==> flow/design.v <==
module ALU(Zero, ALU_Result, InputData1, InputData2, shamt, ALU_Control);
input [31:0] InputData1, InputData2;
input [4:0] shamt;
input [3:0] ALU_Control;
output Zero;
output reg [31:0] ALU_Result;
assign Zero = (ALU_Result == 0) ? 1 : 0;
always @ (*)
begin
	case(ALU_Control)
		4'd1: begin 
			ALU_Result <= InputData1+InputData2;
		       end
		4'd2: begin 
			ALU_Result <= InputData1-InputData2;
		       end
		4'd3: begin 
			ALU_Result <= InputData2 << shamt;
		       end
		4'd4: begin 
			ALU_Result <= InputData2 >> shamt;
		       end
		4'd5: begin 
			ALU_Result <= InputData1&InputData2;
		       end
		4'd6: begin 
			ALU_Result <= InputData1|InputData2;
		       end
		4'd7: begin 
			ALU_Result <= ~(InputData1|InputData2);
		       end
		4'd8: begin 
			ALU_Result <= (InputData1<InputData2)? 1 : 0;
		       end
		4'd9: begin
			ALU_Result <= (InputData1 < InputData2);
		       end
		default: ALU_Result <= 0;
	endcase
end
endmodule
module ALU_Controller(ALU_Control,ALUOP,Function);
output reg [3:0] ALU_Control;
input wire [5:0] ALUOP;
input wire [5:0] Function;
always @ (*)
begin
	ALU_Control = 4'd0;	 
	case(ALUOP)
		6'h0:  
		begin
			case(Function)
				6'h20: ALU_Control = 4'd1;	 
				6'h22: ALU_Control = 4'd2;	 
				6'h0: ALU_Control = 4'd3;	 
				6'h2: ALU_Control = 4'd4;	 
				6'h24: ALU_Control = 4'd5;	 
				6'h25: ALU_Control = 4'd6;	 
				6'h27: ALU_Control = 4'd7;	 
				6'h2B: ALU_Control = 4'd8;	 
				6'h2A: ALU_Control = 4'd9;	 
			endcase
		end
		6'h8: ALU_Control = 4'd1;	 
		6'h23: ALU_Control = 4'd1;	 
		6'h21: ALU_Control = 4'd1;	 
		6'h25: ALU_Control = 4'd1;	 
		6'h2B: ALU_Control = 4'd1;	 
		6'hC : ALU_Control = 4'd5;	 
		6'hD : ALU_Control = 4'd6;	 
		6'h4 : ALU_Control = 4'd2;	 
	endcase
end  
endmodule
module SignExtender(ExtendedValue,HalfWord,Unsigned);
output reg [31:0]ExtendedValue;
input wire [15:0]HalfWord;
input wire Unsigned;
always @ (*) begin
	ExtendedValue[15:0] <= HalfWord;
	if(Unsigned==1)
		ExtendedValue[31:16] <= 0;
	else
		ExtendedValue[31:16] <= { 16 { HalfWord[15] } };
end
endmodule
module control_unit (
			beq, shift, aluSrc, regDst, memToReg,
			regWrite, memWrite, memRead, loadFullWord, loadSigned,
			instrOpCode, instrFunct);
	input [5:0] instrOpCode, instrFunct;
	output beq, shift, aluSrc, regDst, memToReg;
	output regWrite, memWrite, memRead, loadFullWord, loadSigned;
	assign beq = (instrOpCode == 6'h4);  
	assign shift = (instrOpCode == 6'h0) & (instrFunct == 6'h0 | instrFunct == 6'h2);  
	assign aluSrc = (instrOpCode == 6'h23 | instrOpCode == 6'h2B		 
			| instrOpCode == 6'h21 | instrOpCode == 6'h25		 
			| instrOpCode == 6'h8);					 
	assign regDst = ~aluSrc;
	assign regWrite = (instrOpCode != 6'h2B & instrOpCode != 6'h4);  
	assign memWrite = (instrOpCode == 6'h2B);  
	assign memRead = (instrOpCode == 6'h23 | instrOpCode == 6'h21 | instrOpCode == 6'h25);
	assign loadFullWord = (instrOpCode == 6'h23);
	assign loadSigned = (instrOpCode == 6'h23 | instrOpCode == 6'h21);
	assign memToReg = memRead;
endmodule
module fwd_unit(fwdA, fwdB,
		instrRs_E, instrRt_E, writeReg_M, writeReg_WB, regWrite_M, regWrite_WB);
	input [4:0] instrRs_E, instrRt_E, writeReg_M, writeReg_WB;
	input regWrite_M, regWrite_WB;
	output [1:0] fwdA, fwdB;
	wire fwd_ALU_A, fwd_Full_A;
	wire fwd_ALU_B, fwd_Full_B;
	wire fwd_ALU, fwd_Full;
	assign fwdA = { fwd_ALU_A, fwd_Full_A };
	assign fwdB = { fwd_ALU_B, fwd_Full_B };
	assign fwd_ALU = regWrite_M & (writeReg_M != 5'd0);
	assign fwd_Full = regWrite_WB & (writeReg_WB != 5'd0);
	assign fwd_ALU_A = fwd_ALU & (instrRs_E == writeReg_M);
	assign fwd_ALU_B = fwd_ALU & (instrRt_E == writeReg_M);
	assign fwd_Full_A = fwd_Full & (instrRs_E == writeReg_WB) & ~fwd_ALU_A;
	assign fwd_Full_B = fwd_Full & (instrRt_E == writeReg_WB) & ~fwd_ALU_B;
endmodule
module mux_4_x_32 (out, in0, in1, in2, in3, defaultWire, sel);
	input [1:0] sel;
	input [31:0] in0, in1, in2, in3, defaultWire;
	output reg [31:0] out;
	always @(*) begin
		case (sel)
			00: out <= in0;
			01: out <= in1;
			10: out <= in2;
			11: out <= in3;
			default: out <= defaultWire;
		endcase
	end
endmodule
module register_32 (wordOut, wordIn, write, reset, clk);
	input write, reset, clk;
	input [31:0] wordIn;
	output reg [31:0] wordOut;
	always @(posedge clk, posedge reset) begin
		if(reset) wordOut <= 32'd0;
		else if(write) wordOut <= wordIn;
	end
endmodule
module register_5 (wordOut, wordIn, write, reset, clk);
	input write, reset, clk;
	input [4:0] wordIn;
	output reg [4:0] wordOut;
	always @(posedge clk, posedge reset) begin
		if(reset) wordOut <= 4'd0;
		else if(write) wordOut <= wordIn;
	end
endmodule
module D_FlipFlop (bitOut, bitIn, write, reset, clk);
	input write, reset, clk;
	input bitIn;
	output reg bitOut;
	always @(posedge clk, posedge reset) begin
		if(reset) bitOut <= 1'd0;
		else if(write) bitOut <= bitIn;
	end
endmodule
module IF_ID_ppreg (instrOut, pcPlus4Out, instrIn, pcPlus4In, write, reset, clk);
	input write, reset, clk;
	input [31:0] instrIn, pcPlus4In;
	output [31:0] instrOut, pcPlus4Out;
	register_32 instrReg (instrOut, instrIn, write, reset, clk);
	register_32 pcPlus4Reg (pcPlus4Out, pcPlus4In, write, reset, clk);
endmodule
module ID_EXE_ppreg (
	pcPlus4Out, pcPlus4In, syscallOut, syscallIn,
	instrRsOut, instrRsIn, instrRtOut, instrRtIn, instrRdOut, instrRdIn,
	imm32Out, imm32In, shamtOut, shamtIn,
	regData1Out, regData1In, regData2Out, regData2In,
	aluOpOut, aluOpIn, aluSrcOut, aluSrcIn, shiftOut, shiftIn,
	regDstOut, regDstIn, regWriteOut, regWriteIn,
	branchOut, branchIn, memToRegOut, memToRegIn,
	memWriteOut, memWriteIn, memReadOut, memReadIn,
	loadFullWordOut, loadFullWordIn, loadSignedOut, loadSignedIn,
	write, reset, clk);
	input write, reset, clk;
	input [31:0] pcPlus4In, imm32In, regData1In, regData2In;
	input [4:0] instrRsIn, instrRtIn, instrRdIn, shamtIn;
	input [3:0] aluOpIn;
	input aluSrcIn, shiftIn, regDstIn, regWriteIn, branchIn, memToRegIn;
	input memWriteIn, memReadIn, loadFullWordIn, loadSignedIn;
	input syscallIn;
	output [31:0] pcPlus4Out, imm32Out, regData1Out, regData2Out;
	output [4:0] instrRsOut, instrRtOut, instrRdOut, shamtOut;
	output [3:0] aluOpOut;
	output aluSrcOut, shiftOut, regDstOut, regWriteOut, branchOut, memToRegOut;
	output memWriteOut, memReadOut, loadFullWordOut, loadSignedOut;
	output syscallOut;
	wire [4:0] aluOpIn5, aluOpOut5;
	assign aluOpOut = aluOpOut5[3:0];
	assign aluOpIn5 = { 1'd0, aluOpIn };
	register_32 pcPlus4Reg (pcPlus4Out, pcPlus4In, write, reset, clk);
	register_32 imm32Reg (imm32Out, imm32In, write, reset, clk);
	register_32 regData1Reg (regData1Out, regData1In, write, reset, clk);
	register_32 regData2Reg (regData2Out, regData2In, write, reset, clk);
	register_5 instrRsReg (instrRsOut, instrRsIn, write, reset, clk);
	register_5 instrRtReg (instrRtOut, instrRtIn, write, reset, clk);
	register_5 instrRdReg (instrRdOut, instrRdIn, write, reset, clk);
	register_5 shamtReg (shamtOut, shamtIn, write, reset, clk);
	register_5 aluOpReg (aluOpOut5, aluOpIn5, write, reset, clk);
	D_FlipFlop aluSrcFF	(aluSrcOut, aluSrcIn, write, reset, clk);
	D_FlipFlop shiftFF	(shiftOut, shiftIn, write, reset, clk);
	D_FlipFlop regDstFF	(regDstOut, regDstIn, write, reset, clk);
	D_FlipFlop regWriteFF	(regWriteOut, regWriteIn, write, reset, clk);
	D_FlipFlop branchFF	(branchOut, branchIn, write, reset, clk);
	D_FlipFlop memToRegFF	(memToRegOut, memToRegIn, write, reset, clk);
	D_FlipFlop memWriteFF	(memWriteOut, memWriteIn, write, reset, clk);
	D_FlipFlop memReadFF	(memReadOut, memReadIn, write, reset, clk);
	D_FlipFlop loadFullWord	(loadFullWordOut, loadFullWordIn, write, reset, clk);
	D_FlipFlop loadSignedFF	(loadSignedOut, loadSignedIn, write, reset, clk);
	D_FlipFlop syscallFF	(syscallOut, syscallIn, write, reset, clk);
endmodule
module EXE_MEM_ppreg (
	syscallOut, syscallIn,
	regData2Out, regData2In, aluResultOut, aluResultIn,
	writeRegOut, writeRegIn,
	regWriteOut, regWriteIn, memToRegOut, memToRegIn,
	memWriteOut, memWriteIn, memReadOut, memReadIn,
	loadFullWordOut, loadFullWordIn, loadSignedOut, loadSignedIn,
	write, reset, clk);
	input write, reset, clk;
	input [31:0] regData2In, aluResultIn;
	input [4:0] writeRegIn;
	input regWriteIn, memToRegIn;
	input memWriteIn, memReadIn, loadFullWordIn, loadSignedIn;
	input syscallIn;
	output [31:0] regData2Out, aluResultOut;
	output [4:0] writeRegOut;
	output regWriteOut, memToRegOut;
	output memWriteOut, memReadOut, loadFullWordOut, loadSignedOut;
	output syscallOut;
	register_32 regData2Reg (regData2Out, regData2In, write, reset, clk);
	register_32 aluResultReg (aluResultOut, aluResultIn, write, reset, clk);
	register_5 writeRegReg (writeRegOut, writeRegIn, write, reset, clk);
	D_FlipFlop regWriteFF	(regWriteOut, regWriteIn, write, reset, clk);
	D_FlipFlop memToRegFF	(memToRegOut, memToRegIn, write, reset, clk);
	D_FlipFlop memWriteFF	(memWriteOut, memWriteIn, write, reset, clk);
	D_FlipFlop memReadFF	(memReadOut, memReadIn, write, reset, clk);
	D_FlipFlop loadFullWord	(loadFullWordOut, loadFullWordIn, write, reset, clk);
	D_FlipFlop loadSignedFF	(loadSignedOut, loadSignedIn, write, reset, clk);
	D_FlipFlop syscallFF	(syscallOut, syscallIn, write, reset, clk);
endmodule
module MEM_WB_ppreg (
	syscallOut, syscallIn,
	memDataOut, memDataIn, aluResultOut, aluResultIn,
	writeRegOut, writeRegIn,
	regWriteOut, regWriteIn, memToRegOut, memToRegIn,
	write, reset, clk);
	input write, reset, clk;
	input [31:0] memDataIn, aluResultIn;
	input [4:0] writeRegIn;
	input regWriteIn, memToRegIn;
	input syscallIn;
	output [31:0] memDataOut, aluResultOut;
	output [4:0] writeRegOut;
	output regWriteOut, memToRegOut;
	output syscallOut;
	register_32 memDataReg (memDataOut, memDataIn, write, reset, clk);
	register_32 aluResultReg (aluResultOut, aluResultIn, write, reset, clk);
	register_5 writeRegReg (writeRegOut, writeRegIn, write, reset, clk);
	D_FlipFlop regWriteFF	(regWriteOut, regWriteIn, write, reset, clk);
	D_FlipFlop memToRegFF	(memToRegOut, memToRegIn, write, reset, clk);
	D_FlipFlop syscallFF	(syscallOut, syscallIn, write, reset, clk);
endmodule
module RegisterFile(ReadData1,ReadData2,ReadReg1,ReadReg2,WriteReg,WriteData,RegWriteSignal,clk);
    input [4:0] ReadReg1, ReadReg2, WriteReg;
    input [31:0] WriteData;
    input clk, RegWriteSignal;
    output [31:0] ReadData1, ReadData2;
    reg [31:0] Registers[31:0];
	assign ReadData1 = (ReadReg1 == 0) ? 32'd0 : Registers[ReadReg1];
	assign ReadData2 = (ReadReg2 == 0) ? 32'd0 : Registers[ReadReg2];
    always @ (posedge clk)
    begin
        if(RegWriteSignal==1)
            Registers[WriteReg] <= WriteData; 
    end
endmodule
module mips_core (
	input         clk,
	input         rst,           
	output [31:0] imem_addr,     
	input  [31:0] imem_rdata,    
	output [31:0] dmem_addr,     
	output [31:0] dmem_wdata,    
	output        dmem_we,       
	input  [31:0] dmem_rdata,    
	output        halt           
);
	wire pipeReset = rst;
	wire pipeWrite = 1'b1;
	wire syscall_D, syscall_E, syscall_M, syscall_W;
	wire [31:0] pcValue, pcNext;
	wire [31:0] pcPlus4_F, pcPlus4_D, pcPlus4_E;
	wire [31:0] pcOffsetNextInst_E;
	wire pcSrc;
	wire [31:0] instruction, instruction_D;
	wire [5:0] instrOpCode, instrFunct;
	wire [15:0] instrImm;
	wire [4:0] instrRs, instrRs_E;
	wire [4:0] instrRt, instrRt_E;
	wire [4:0] instrRd, instrRd_E;
	wire [4:0] instrShamt;
	wire [31:0] imm32_D, imm32_E;
	wire [31:0] regData1, regData1_E;
	wire [31:0] regData2, regData2_E, regData2_M;
	wire [31:0] writeData;
	wire [4:0] readReg1, readReg2;
	wire [4:0] writeReg_E, writeReg_M, writeReg;
	wire regWrite_D, regWrite_E, regWrite_M, regWrite;
	wire [31:0] aluOprd1, aluOprd2_FWD, aluOprd2;
	wire [4:0] aluShamt;
	wire [3:0] aluOp_D, aluOp;
	wire [31:0] aluResult, aluResult_M, aluResult_W;
	wire aluZero;
	wire [31:0] memDataOut, memDataOut_W;
	wire memWrite_D, memRead_D, loadFullWord_D, loadSigned_D;
	wire memWrite_E, memRead_E, loadFullWord_E, loadSigned_E;
	wire memWrite_M, memRead_M, loadFullWord_M, loadSigned_M;
	wire branch_D, aluSrc_D, regDst_D;
	wire branch_E, aluSrc_E, regDst_E;
	wire memToReg_D, memToReg_E, memToReg_M, memToReg_W;
	wire shift_D, shift_E;
	wire [1:0] fwdA, fwdB;
	assign pcPlus4_F = pcValue + 4;
	assign pcOffsetNextInst_E = pcPlus4_E + (imm32_E << 2);
	assign pcSrc = branch_E & aluZero;
	assign pcNext = pcSrc ? pcOffsetNextInst_E : pcPlus4_F;
	assign imem_addr = pcValue;
	assign instruction = imem_rdata;
	assign instrOpCode = instruction_D[31:26];
	assign instrRs = instruction_D[25:21];
	assign instrRt = instruction_D[20:16];
	assign instrRd = instruction_D[15:11];
	assign instrFunct = instruction_D[5:0];
	assign instrShamt = instruction_D[10:6];
	assign instrImm = instruction_D[15:0];
	assign syscall_D = (instruction_D == 32'h0000000c);
	SignExtender offsetSignExtender (imm32_D, instrImm, 1'b0);
	assign readReg1 = instrRs;
	assign readReg2 = instrRt;
	assign aluOprd2 = aluSrc_E ? imm32_E : aluOprd2_FWD;
	mux_4_x_32 aluOprd1_fwdMux (aluOprd1, regData1_E, writeData, aluResult_M, 32'd0, regData1_E, fwdA);
	mux_4_x_32 aluOprd2_fwdMux (aluOprd2_FWD, regData2_E, writeData, aluResult_M, 32'd0, regData2_E, fwdB);
	assign writeReg_E = regDst_E ? instrRd_E : instrRt_E;
	assign dmem_addr = aluResult_M;
	assign dmem_wdata = regData2_M;
	assign dmem_we = memWrite_M;
	assign memDataOut[15:0] = dmem_rdata[15:0];
	assign memDataOut[31:16] = loadFullWord_M ? dmem_rdata[31:16] :
				   loadSigned_M ? {16{dmem_rdata[15]}} : 16'd0;
	assign writeData = memToReg_W ? memDataOut_W : aluResult_W;
	assign halt = syscall_W;
	register_32	PC (pcValue, pcNext, pipeWrite, pipeReset, clk);
	RegisterFile	reg_file (regData1, regData2, readReg1, readReg2, writeReg, writeData, regWrite, clk);
	ALU		alu (aluZero, aluResult, aluOprd1, aluOprd2, aluShamt, aluOp);
	ALU_Controller	aluControl (aluOp_D, instrOpCode, instrFunct);
	control_unit	CU (branch_D, shift_D, aluSrc_D, regDst_D, memToReg_D, regWrite_D,
				memWrite_D, memRead_D, loadFullWord_D, loadSigned_D,
				instrOpCode, instrFunct);
	fwd_unit	FU (fwdA, fwdB, instrRs_E, instrRt_E, writeReg_M, writeReg, regWrite_M, regWrite);
	IF_ID_ppreg IF_ID (instruction_D, pcPlus4_D, instruction, pcPlus4_F, pipeWrite, pipeReset, clk);
	ID_EXE_ppreg ID_EXE (
		pcPlus4_E, pcPlus4_D, syscall_E, syscall_D,
		instrRs_E, instrRs, instrRt_E, instrRt, instrRd_E, instrRd,
		imm32_E, imm32_D, aluShamt, instrShamt,
		regData1_E, regData1, regData2_E, regData2,
		aluOp, aluOp_D, aluSrc_E, aluSrc_D, shift_E, shift_D,
		regDst_E, regDst_D, regWrite_E, regWrite_D, branch_E, branch_D, memToReg_E, memToReg_D,
		memWrite_E, memWrite_D, memRead_E, memRead_D,
		loadFullWord_E, loadFullWord_D, loadSigned_E, loadSigned_D,
		pipeWrite, pipeReset, clk);
	EXE_MEM_ppreg EXE_MEM (
		syscall_M, syscall_E,
		regData2_M, regData2_E, aluResult_M, aluResult,
		writeReg_M, writeReg_E,
		regWrite_M, regWrite_E, memToReg_M, memToReg_E,
		memWrite_M, memWrite_E, memRead_M, memRead_E,
		loadFullWord_M, loadFullWord_E, loadSigned_M, loadSigned_E,
		pipeWrite, pipeReset, clk);
	MEM_WB_ppreg MEM_WB (
		syscall_W, syscall_M,
		memDataOut_W, memDataOut, aluResult_W, aluResult_M,
		writeReg, writeReg_M,
		regWrite, regWrite_M, memToReg_W, memToReg_M,
		pipeWrite, pipeReset, clk);
endmodule
==> reports on mips_core <==
======== Reports on mips_core ========
Tool output for the design above before and after an edit, in the order of the flow.
"unedited" refers to lines of the RTL above, "edited" to lines of the edited file.
"change" is "edited" less "unedited", of the values as shown.
Operators: Yosys type, input widths -> output width; for muxes data width and select width s.
Cell names lack the library's common part.
Not given: --
inputs
  design top .............................. mips_core
  clock port .............................. clk
  cell library ............................ sky130hd
  library corner .......................... tt_025C_1v80

======== The edit ========
The edit as a unified diff against the file above.
A script made this edit. It changes what the design does and was not meant as an optimisation.
begin of diff
@@ -344,5 +344,5 @@
 	assign instrImm = instruction_D[15:0];
 	assign syscall_D = (instruction_D == 32'h0000000c);
-	SignExtender offsetSignExtender (imm32_D, instrImm, 1'b0);
+	assign imm32_D = 0;
 	assign readReg1 = instrRs;
 	assign readReg2 = instrRt;
end of diff

======== Word-level counts ========
Counts by Yosys on the flattened word-level netlist (proc, flatten, opt, wreduce; memories kept). Register bits leave out memories and registers merged into their read ports (data or address); mux counts leave out enables and synchronous resets folded into registers. Print and check cells are left out.
Memory sizes are those after Yosys's memory passes, which may raise the word count (mostly to a power of two), join words into wider ones and drop unused or constant bits.
word-level totals
  element                          unedited  edited  change
  register bits after elaboration  388       372     -16
  cells after elaboration          127       125     -2
  input bits                       66        66      0
  memory cells                     1         1       0
  bits in writable memories        1,024     1,024   0
  output and inout bits            98        98      0
operators by class
  element                           unedited  edited  change
  multiplexer cells                 18        18      0
  $lt $le $gt $ge                   2         2       0
  equal/unequal tests               34        34      0
  shift operators                   2         2       0
  add/sub/neg operators             4         3       -1
  bitwise logic cells               22        22      0
  reductions and logical operators  8         8       0
memory list
  element                                  unedited                        edited
  words x width with read and write ports  reg_file.Registers 32x32 r2 w1  reg_file.Registers 32x32 r2 w1
operators with widths
  kind            unedited  edited  change
  $add 32x32->32  2         1       -1
Operator kinds equal on both sides are left out: 36.

======== Longest topological paths ========
Longest topological path by Yosys (ltp), each cell counted once; first at word level (registers and memories cut), then after technology mapping (sequential cells cut; the memories' decode and read muxes count).
depth
  element                       unedited  edited  change
  word-level depth              15        15      0
  ABC_AREA                      0         0       --
  depth in mapped cells         29        28      -1
  depth with buffers taken out  26        23      -3

======== Mapped cells and area ========
Yosys stat after the flow's synthesis: flattened, memories mapped to cells. It holds for the ABC_AREA given above (unset counts as 0); a run with the other value may have another netlist.
mapped netlist
  element                          unedited  edited    change
  buffer cells                     301       352       +51
  sequential area (um2)            40,208.6  40,058.4  -150.2
  mapped flip-flops                1,402     1,396     -6
  cell area after synthesis (um2)  70,013.4  71,379.7  +1,366.3
  mapped cells                     4,479     4,685     +206
cell types
  cell type  unedited  edited  change
  nand2_1    221       273     +52
  nand3_1    111       64      -47
  nor2_1     290       325     +35
  o21ai_0    109       142     +33
  buf_2      8         36      +28
  mux2_2     55        82      +27
  ha_1       131       105     -26
  a22oi_1    15        37      +22
  inv_1      147       126     -21
  mux2i_1    135       154     +19
  o31ai_1    30        11      -19
  xor2_1     35        17      -18
  a21o_1     32        17      -15
  a221oi_1   14        29      +15
  or4_1      27        13      -14
  and3_1     11        25      +14
  a32oi_1    5         18      +13
  a211oi_1   15        27      +12
Cell types equal on both sides are left out: 13.
The list need not be complete.
By module: a second synthesis without flattening, with its own total; a netlist apart from the flattened one above.
second synthesis, totals
  element                                  unedited  edited    change
  cell total of the unflattened synthesis  5,555     5,523     -32
  area (unflattened synthesis) (um2)       79,608.9  79,362.4  -246.5
Each row is one instance without its submodules.
modules, unedited
  module          cells  sequential area (um2)  area (um2)  times used
  RegisterFile    2,400  30,749.5               46,960.0    1
  register_32     69     800.8                  1,348.8     11
  ALU             1,405  0.0                    9,758.1     1
  mips_core       514    0.0                    3,528.4     1
  mux_4_x_32      107    0.0                    714.4       2
  register_5      11     125.1                  185.2       7
  D_FlipFlop      3      25.0                   43.8        21
  fwd_unit        38     0.0                    287.8       1
  SignExtender    32     0.0                    246.5       1
  ALU_Controller  32     0.0                    217.7       1
  control_unit    20     0.0                    125.1       1
  ID_EXE_ppreg    1      0.0                    3.8         1
  EXE_MEM_ppreg   0      0.0                    0.0         1
  IF_ID_ppreg     0      0.0                    0.0         1
  MEM_WB_ppreg    0      0.0                    0.0         1
modules, edited
  module          cells  sequential area (um2)  area (um2)  times used
  RegisterFile    2,400  30,749.5               46,960.0    1
  register_32     69     800.8                  1,348.8     11
  ALU             1,405  0.0                    9,758.1     1
  mips_core       514    0.0                    3,528.4     1
  mux_4_x_32      107    0.0                    714.4       2
  register_5      11     125.1                  185.2       7
  D_FlipFlop      3      25.0                   43.8        21
  fwd_unit        38     0.0                    287.8       1
  ALU_Controller  32     0.0                    217.7       1
  control_unit    20     0.0                    125.1       1
  ID_EXE_ppreg    1      0.0                    3.8         1
  EXE_MEM_ppreg   0      0.0                    0.0         1
  IF_ID_ppreg     0      0.0                    0.0         1
  MEM_WB_ppreg    0      0.0                    0.0         1

======== Timing after synthesis ========
Source: OpenSTA report_checks on the synthesized netlist (no wires, ideal clock, input and output delay 20% of the period each), path of least setup slack; recovery checks are left aside. Register names are those of the netlist, which keeps one name where synthesis merged equal registers.
path after synthesis
  element                            unedited                                edited                                  change
  path kind                          register -> register                    register -> register                    --
  start point                        register MEM_WB.writeRegReg.wordOut[1]  register MEM_WB.writeRegReg.wordOut[4]  --
  end point                          register PC.wordOut[10]                 register PC.wordOut[10]                 --
  period (ns)                        10.0                                    10.0                                    0.0
  launch time at the first pin (ns)  0.000                                   0.000                                   0.000
  library setup time (ns)            0.125                                   0.125                                   0.000
  buffers on the path                4                                       7                                       +3
  arrival time (ns)                  6.493                                   6.448                                   -0.045
  path delay (ns)                    6.618                                   6.573                                   -0.045
  driving pins on the path           28                                      29                                      +1
  slack (ns)                         3.382                                   3.427                                   +0.045
  data required time (ns)            9.875                                   9.875                                   0.000
  synthesis period reached (ns)      6.618                                   6.573                                   -0.045
"path delay" is the arrival time less input delay plus setup time.
"driving pins on the path" counts driving pins, that of a launching flip-flop among them; a cell with two outputs on the path counts twice.
"synthesis period reached" is the clock period less the worst setup slack; recovery checks do not enter. This is arithmetic on one report: input and output delays are still those of the set period (20% each).
Between the ends stands the longest chain of elaborated cells between them, by number of cells; it is not shown to be the way that was timed. Of several equally long chains one is given.
Each line given opens the expression or statement behind the cell; cells for indexed reads and writes are added by Yosys, which also makes memories of some case tables.
on the way, after synthesis, unedited
  cells stage by stage .................... dfrtp_1 buf_2 xnor2_1 nand2_1 or4_1 buf_2 buf_6 or4_1 nand3_1 ha_1 inv_1 fa_1 nor2b_1 o31ai_1 a211o_1 a2111oi_0 nor3_1 o21ai_1 o211ai_1 a21oi_1 nor4b_1 o221ai_1 or3b_2 and4b_1 nand3b_1 nor4_4 buf_6 mux2_4
  cells in the longest elaborated chain ... 14
  elaborated cells between the ends (all ways) .. 28
  classes of those cells .................. add/sub: 2; compare: 2; eq/ne: 4; shift: 2; mux: 7; logic: 9; reduce/logical: 2
ends and longest elaborated chain, after synthesis, unedited
  element                   RTL line  RTL
  start: declaration        150       output reg [4:0] wordOut;
  start: assignment         152       if(reset) wordOut <= 4'd0;
  start: assignment         153       else if(write) wordOut <= wordIn;
  $reduce_bool 5->1         118       assign fwd_Full = regWrite_WB & (writeReg_WB != 5'd0);
  $and 1x1->1               118
  $and 1x1->1 (2 in a row)  122       assign fwd_Full_B = fwd_Full & (instrRt_E == writeReg_WB) & ~fwd_ALU_B;
  $eq 2x1->1                129       case (sel)
  $mux 32                   129
  $mux 32                   349       assign aluOprd2 = aluSrc_E ? imm32_E : aluOprd2_FWD;
  $or 32x32->32             30        ALU_Result <= ~(InputData1|InputData2);
  $not 32->32               30
  $pmux 32 s9               10        case(ALU_Control)
  $logic_not 32->1          7         assign Zero = (ALU_Result == 0) ? 1 : 0;
  $mux 1                    7
  $and 1x1->1               334       assign pcSrc = branch_E & aluZero;
  $mux 32                   335       assign pcNext = pcSrc ? pcOffsetNextInst_E : pcPlus4_F;
  end: assignment           143       if(reset) wordOut <= 32'd0;
  end: assignment           144       else if(write) wordOut <= wordIn;
  end: declaration          141       output reg [31:0] wordOut;
Some nets on the timed path still bear RTL names; the line given drives or declares the net.
named nets, after synthesis, unedited
  signal                   RTL line
  EXE_MEM.aluResultIn[22]  10
on the way, after synthesis, edited
  cells stage by stage .................... dfrtp_1 buf_6 or3_4 o31ai_4 nor4_2 nand2_4 buf_2 buf_2 clkbuf_1 clkbuf_1 nor2_1 a21oi_1 nor2_1 ha_1 clkbuf_1 or4_1 nor3_1 o31a_1 o2111a_1 nor4_1 a2111o_1 a31oi_1 nand2b_1 or3b_2 nor4b_2 nand4_1 nor4_4 buf_6 mux2_4
  cells in the longest elaborated chain ... 14
  elaborated cells between the ends (all ways) .. 28
  classes of those cells .................. add/sub: 2; compare: 2; eq/ne: 4; shift: 2; mux: 7; logic: 9; reduce/logical: 2
ends and longest elaborated chain, after synthesis, edited
  element                   RTL line  RTL
  start: declaration        150       output reg [4:0] wordOut;
  start: assignment         152       if(reset) wordOut <= 4'd0;
  start: assignment         153       else if(write) wordOut <= wordIn;
  $reduce_bool 5->1         118       assign fwd_Full = regWrite_WB & (writeReg_WB != 5'd0);
  $and 1x1->1               118
  $and 1x1->1 (2 in a row)  122       assign fwd_Full_B = fwd_Full & (instrRt_E == writeReg_WB) & ~fwd_ALU_B;
  $eq 2x1->1                129       case (sel)
  $mux 32                   129
  $mux 32                   349       assign aluOprd2 = aluSrc_E ? imm32_E : aluOprd2_FWD;
  $or 32x32->32             30        ALU_Result <= ~(InputData1|InputData2);
  $not 32->32               30
  $pmux 32 s9               10        case(ALU_Control)
  $logic_not 32->1          7         assign Zero = (ALU_Result == 0) ? 1 : 0;
  $mux 1                    7
  $and 1x1->1               334       assign pcSrc = branch_E & aluZero;
  $mux 32                   335       assign pcNext = pcSrc ? pcOffsetNextInst_E : pcPlus4_F;
  end: assignment           143       if(reset) wordOut <= 32'd0;
  end: assignment           144       else if(write) wordOut <= wordIn;
  end: declaration          141       output reg [31:0] wordOut;
named nets, after synthesis, edited
  signal                   RTL line
  EXE_MEM.aluResultIn[15]  10

======== Path in the finished layout ========
From the final timing report of each run of pair 1: the path of least setup slack in the routed layout; clock arrival at registers is part of the times.
path post-layout
  element                            unedited                                edited                                  change
  path kind                          register -> register                    register -> register                    --
  start point                        register MEM_WB.writeRegReg.wordOut[4]  register MEM_WB.writeRegReg.wordOut[2]  --
  end point                          register PC.wordOut[1]                  register PC.wordOut[0]                  --
  library setup time (ns)            0.11                                    0.11                                    0.00
  period (ns)                        9.11                                    9.11                                    0.00
  driving pins on the path           23                                      21                                      -2
  buffers on the path                2                                       2                                       0
  slack (ns)                         0.60                                    0.74                                    +0.14
  arrival time (ns)                  9.19                                    9.07                                    -0.12
  launch time at the first pin (ns)  0.81                                    0.81                                    0.00
  data required time (ns)            9.80                                    9.81                                    +0.01
Between the ends stands the longest chain of elaborated cells between them, by number of cells; it is not shown to be the way that was timed. Of several equally long chains one is given.
on the way, post-layout, unedited
  cells stage by stage .................... dfrtp_1 or3_4 nor3_2 or4_2 buf_4 nor3_1 o31ai_1 ha_1 or3_1 nor3_1 nand3_1 o41ai_1 a21o_1 nor4b_1 o21ai_0 o2bb2ai_1 o311ai_0 nand2_1 a2111oi_0 o2111ai_1 nor4_4 buf_12 mux2_2
  cells in the longest elaborated chain ... 14
  elaborated cells between the ends (all ways) .. 28
  classes of those cells .................. add/sub: 2; compare: 2; eq/ne: 4; shift: 2; mux: 7; logic: 9; reduce/logical: 2
ends and longest elaborated chain, post-layout, unedited
  element                   RTL line  RTL
  start: declaration        150       output reg [4:0] wordOut;
  start: assignment         152       if(reset) wordOut <= 4'd0;
  start: assignment         153       else if(write) wordOut <= wordIn;
  $reduce_bool 5->1         118       assign fwd_Full = regWrite_WB & (writeReg_WB != 5'd0);
  $and 1x1->1               118
  $and 1x1->1 (2 in a row)  122       assign fwd_Full_B = fwd_Full & (instrRt_E == writeReg_WB) & ~fwd_ALU_B;
  $eq 2x1->1                129       case (sel)
  $mux 32                   129
  $mux 32                   349       assign aluOprd2 = aluSrc_E ? imm32_E : aluOprd2_FWD;
  $lt 32x32->1              33        ALU_Result <= (InputData1<InputData2)? 1 : 0;
  $mux 1                    33
  $pmux 32 s9               10        case(ALU_Control)
  $logic_not 32->1          7         assign Zero = (ALU_Result == 0) ? 1 : 0;
  $mux 1                    7
  $and 1x1->1               334       assign pcSrc = branch_E & aluZero;
  $mux 32                   335       assign pcNext = pcSrc ? pcOffsetNextInst_E : pcPlus4_F;
  end: assignment           143       if(reset) wordOut <= 32'd0;
  end: assignment           144       else if(write) wordOut <= wordIn;
  end: declaration          141       output reg [31:0] wordOut;
on the way, post-layout, edited
  cells stage by stage .................... dfrtp_1 or3_4 o31ai_4 nor4_1 o21ai_4 buf_4 o21ai_0 ha_1 nor4b_1 nand2_1 a2111oi_1 nor2_1 xnor2_1 o22ai_1 nor4_1 or3b_2 nor4b_2 nand4_1 nor4_4 buf_12 mux2_2
  cells in the longest elaborated chain ... 14
  elaborated cells between the ends (all ways) .. 28
  classes of those cells .................. add/sub: 2; compare: 2; eq/ne: 4; shift: 2; mux: 7; logic: 9; reduce/logical: 2
ends and longest elaborated chain, post-layout, edited
  element                   RTL line  RTL
  start: declaration        150       output reg [4:0] wordOut;
  start: assignment         152       if(reset) wordOut <= 4'd0;
  start: assignment         153       else if(write) wordOut <= wordIn;
  $reduce_bool 5->1         118       assign fwd_Full = regWrite_WB & (writeReg_WB != 5'd0);
  $and 1x1->1               118
  $and 1x1->1 (2 in a row)  122       assign fwd_Full_B = fwd_Full & (instrRt_E == writeReg_WB) & ~fwd_ALU_B;
  $eq 2x1->1                129       case (sel)
  $mux 32                   129
  $mux 32                   349       assign aluOprd2 = aluSrc_E ? imm32_E : aluOprd2_FWD;
  $lt 32x32->1              33        ALU_Result <= (InputData1<InputData2)? 1 : 0;
  $mux 1                    33
  $pmux 32 s9               10        case(ALU_Control)
  $logic_not 32->1          7         assign Zero = (ALU_Result == 0) ? 1 : 0;
  $mux 1                    7
  $and 1x1->1               334       assign pcSrc = branch_E & aluZero;
  $mux 32                   335       assign pcNext = pcSrc ? pcOffsetNextInst_E : pcPlus4_F;
  end: assignment           143       if(reset) wordOut <= 32'd0;
  end: assignment           144       else if(write) wordOut <= wordIn;
  end: declaration          141       output reg [31:0] wordOut;

======== Layout results ========
Runs of the flow (Yosys, OpenROAD) on both versions; the two runs of a pair have the same settings. The constraints put input and output delay at 20% of the set period each and load the outputs with 0.01 pF.
settings, pair 1
  period_ns ............................... 9.11
  CAP_MARGIN .............................. 20
  CORE_MARGIN ............................. 2
  CORE_UTILIZATION ........................ 40
  SLEW_MARGIN ............................. 20
results, pair 1
  element                                    unedited   edited     change
  chip area after synthesis (Yosys) (um2)    70,013.4   71,379.7   +1,366.3
  standard-cell area after layout (um2)      79,622.6   81,521.9   +1,899.3
  total die area (um2)                       178,396.0  181,843.0  +3,447.0
  utilization of the finished layout         0.458      0.458      0.000
  smallest setup slack (ns)                  0.604      0.740      +0.136
  final setup TNS (ns)                       0.000      0.000      0.000
  worst hold slack in the final report (ns)  0.342      0.344      +0.002
settings, pair 2
  ABC_AREA ................................ 0
  CAP_MARGIN .............................. 30
  CELL_PAD_IN_SITES_DETAIL_PLACEMENT ...... 0
  CELL_PAD_IN_SITES_GLOBAL_PLACEMENT ...... 1
  CORE_UTILIZATION ........................ 19
  GPL_TIMING_DRIVEN ....................... 1
  MAX_ROUTING_LAYER ....................... met4
  PLACE_DENSITY_LB_ADDON .................. 0.04
  SETUP_SLACK_MARGIN ...................... 3.74
  SLEW_MARGIN ............................. 35
  TNS_END_PERCENT ......................... 40
  period_ns ............................... 14.4
  CORE_MARGIN ............................. 2
results, pair 2
  element                                    unedited   edited     change
  chip area after synthesis (Yosys) (um2)    70,013.4   71,379.7   +1,366.3
  standard-cell area after layout (um2)      84,800.1   86,207.7   +1,407.6
  total die area (um2)                       373,364.0  380,603.0  +7,239.0
  utilization of the finished layout         0.232      0.23       -0.002
  smallest setup slack (ns)                  5.305      5.861      +0.556
  final setup TNS (ns)                       0.000      0.000      0.000
  worst hold slack in the final report (ns)  0.347      0.335      -0.012
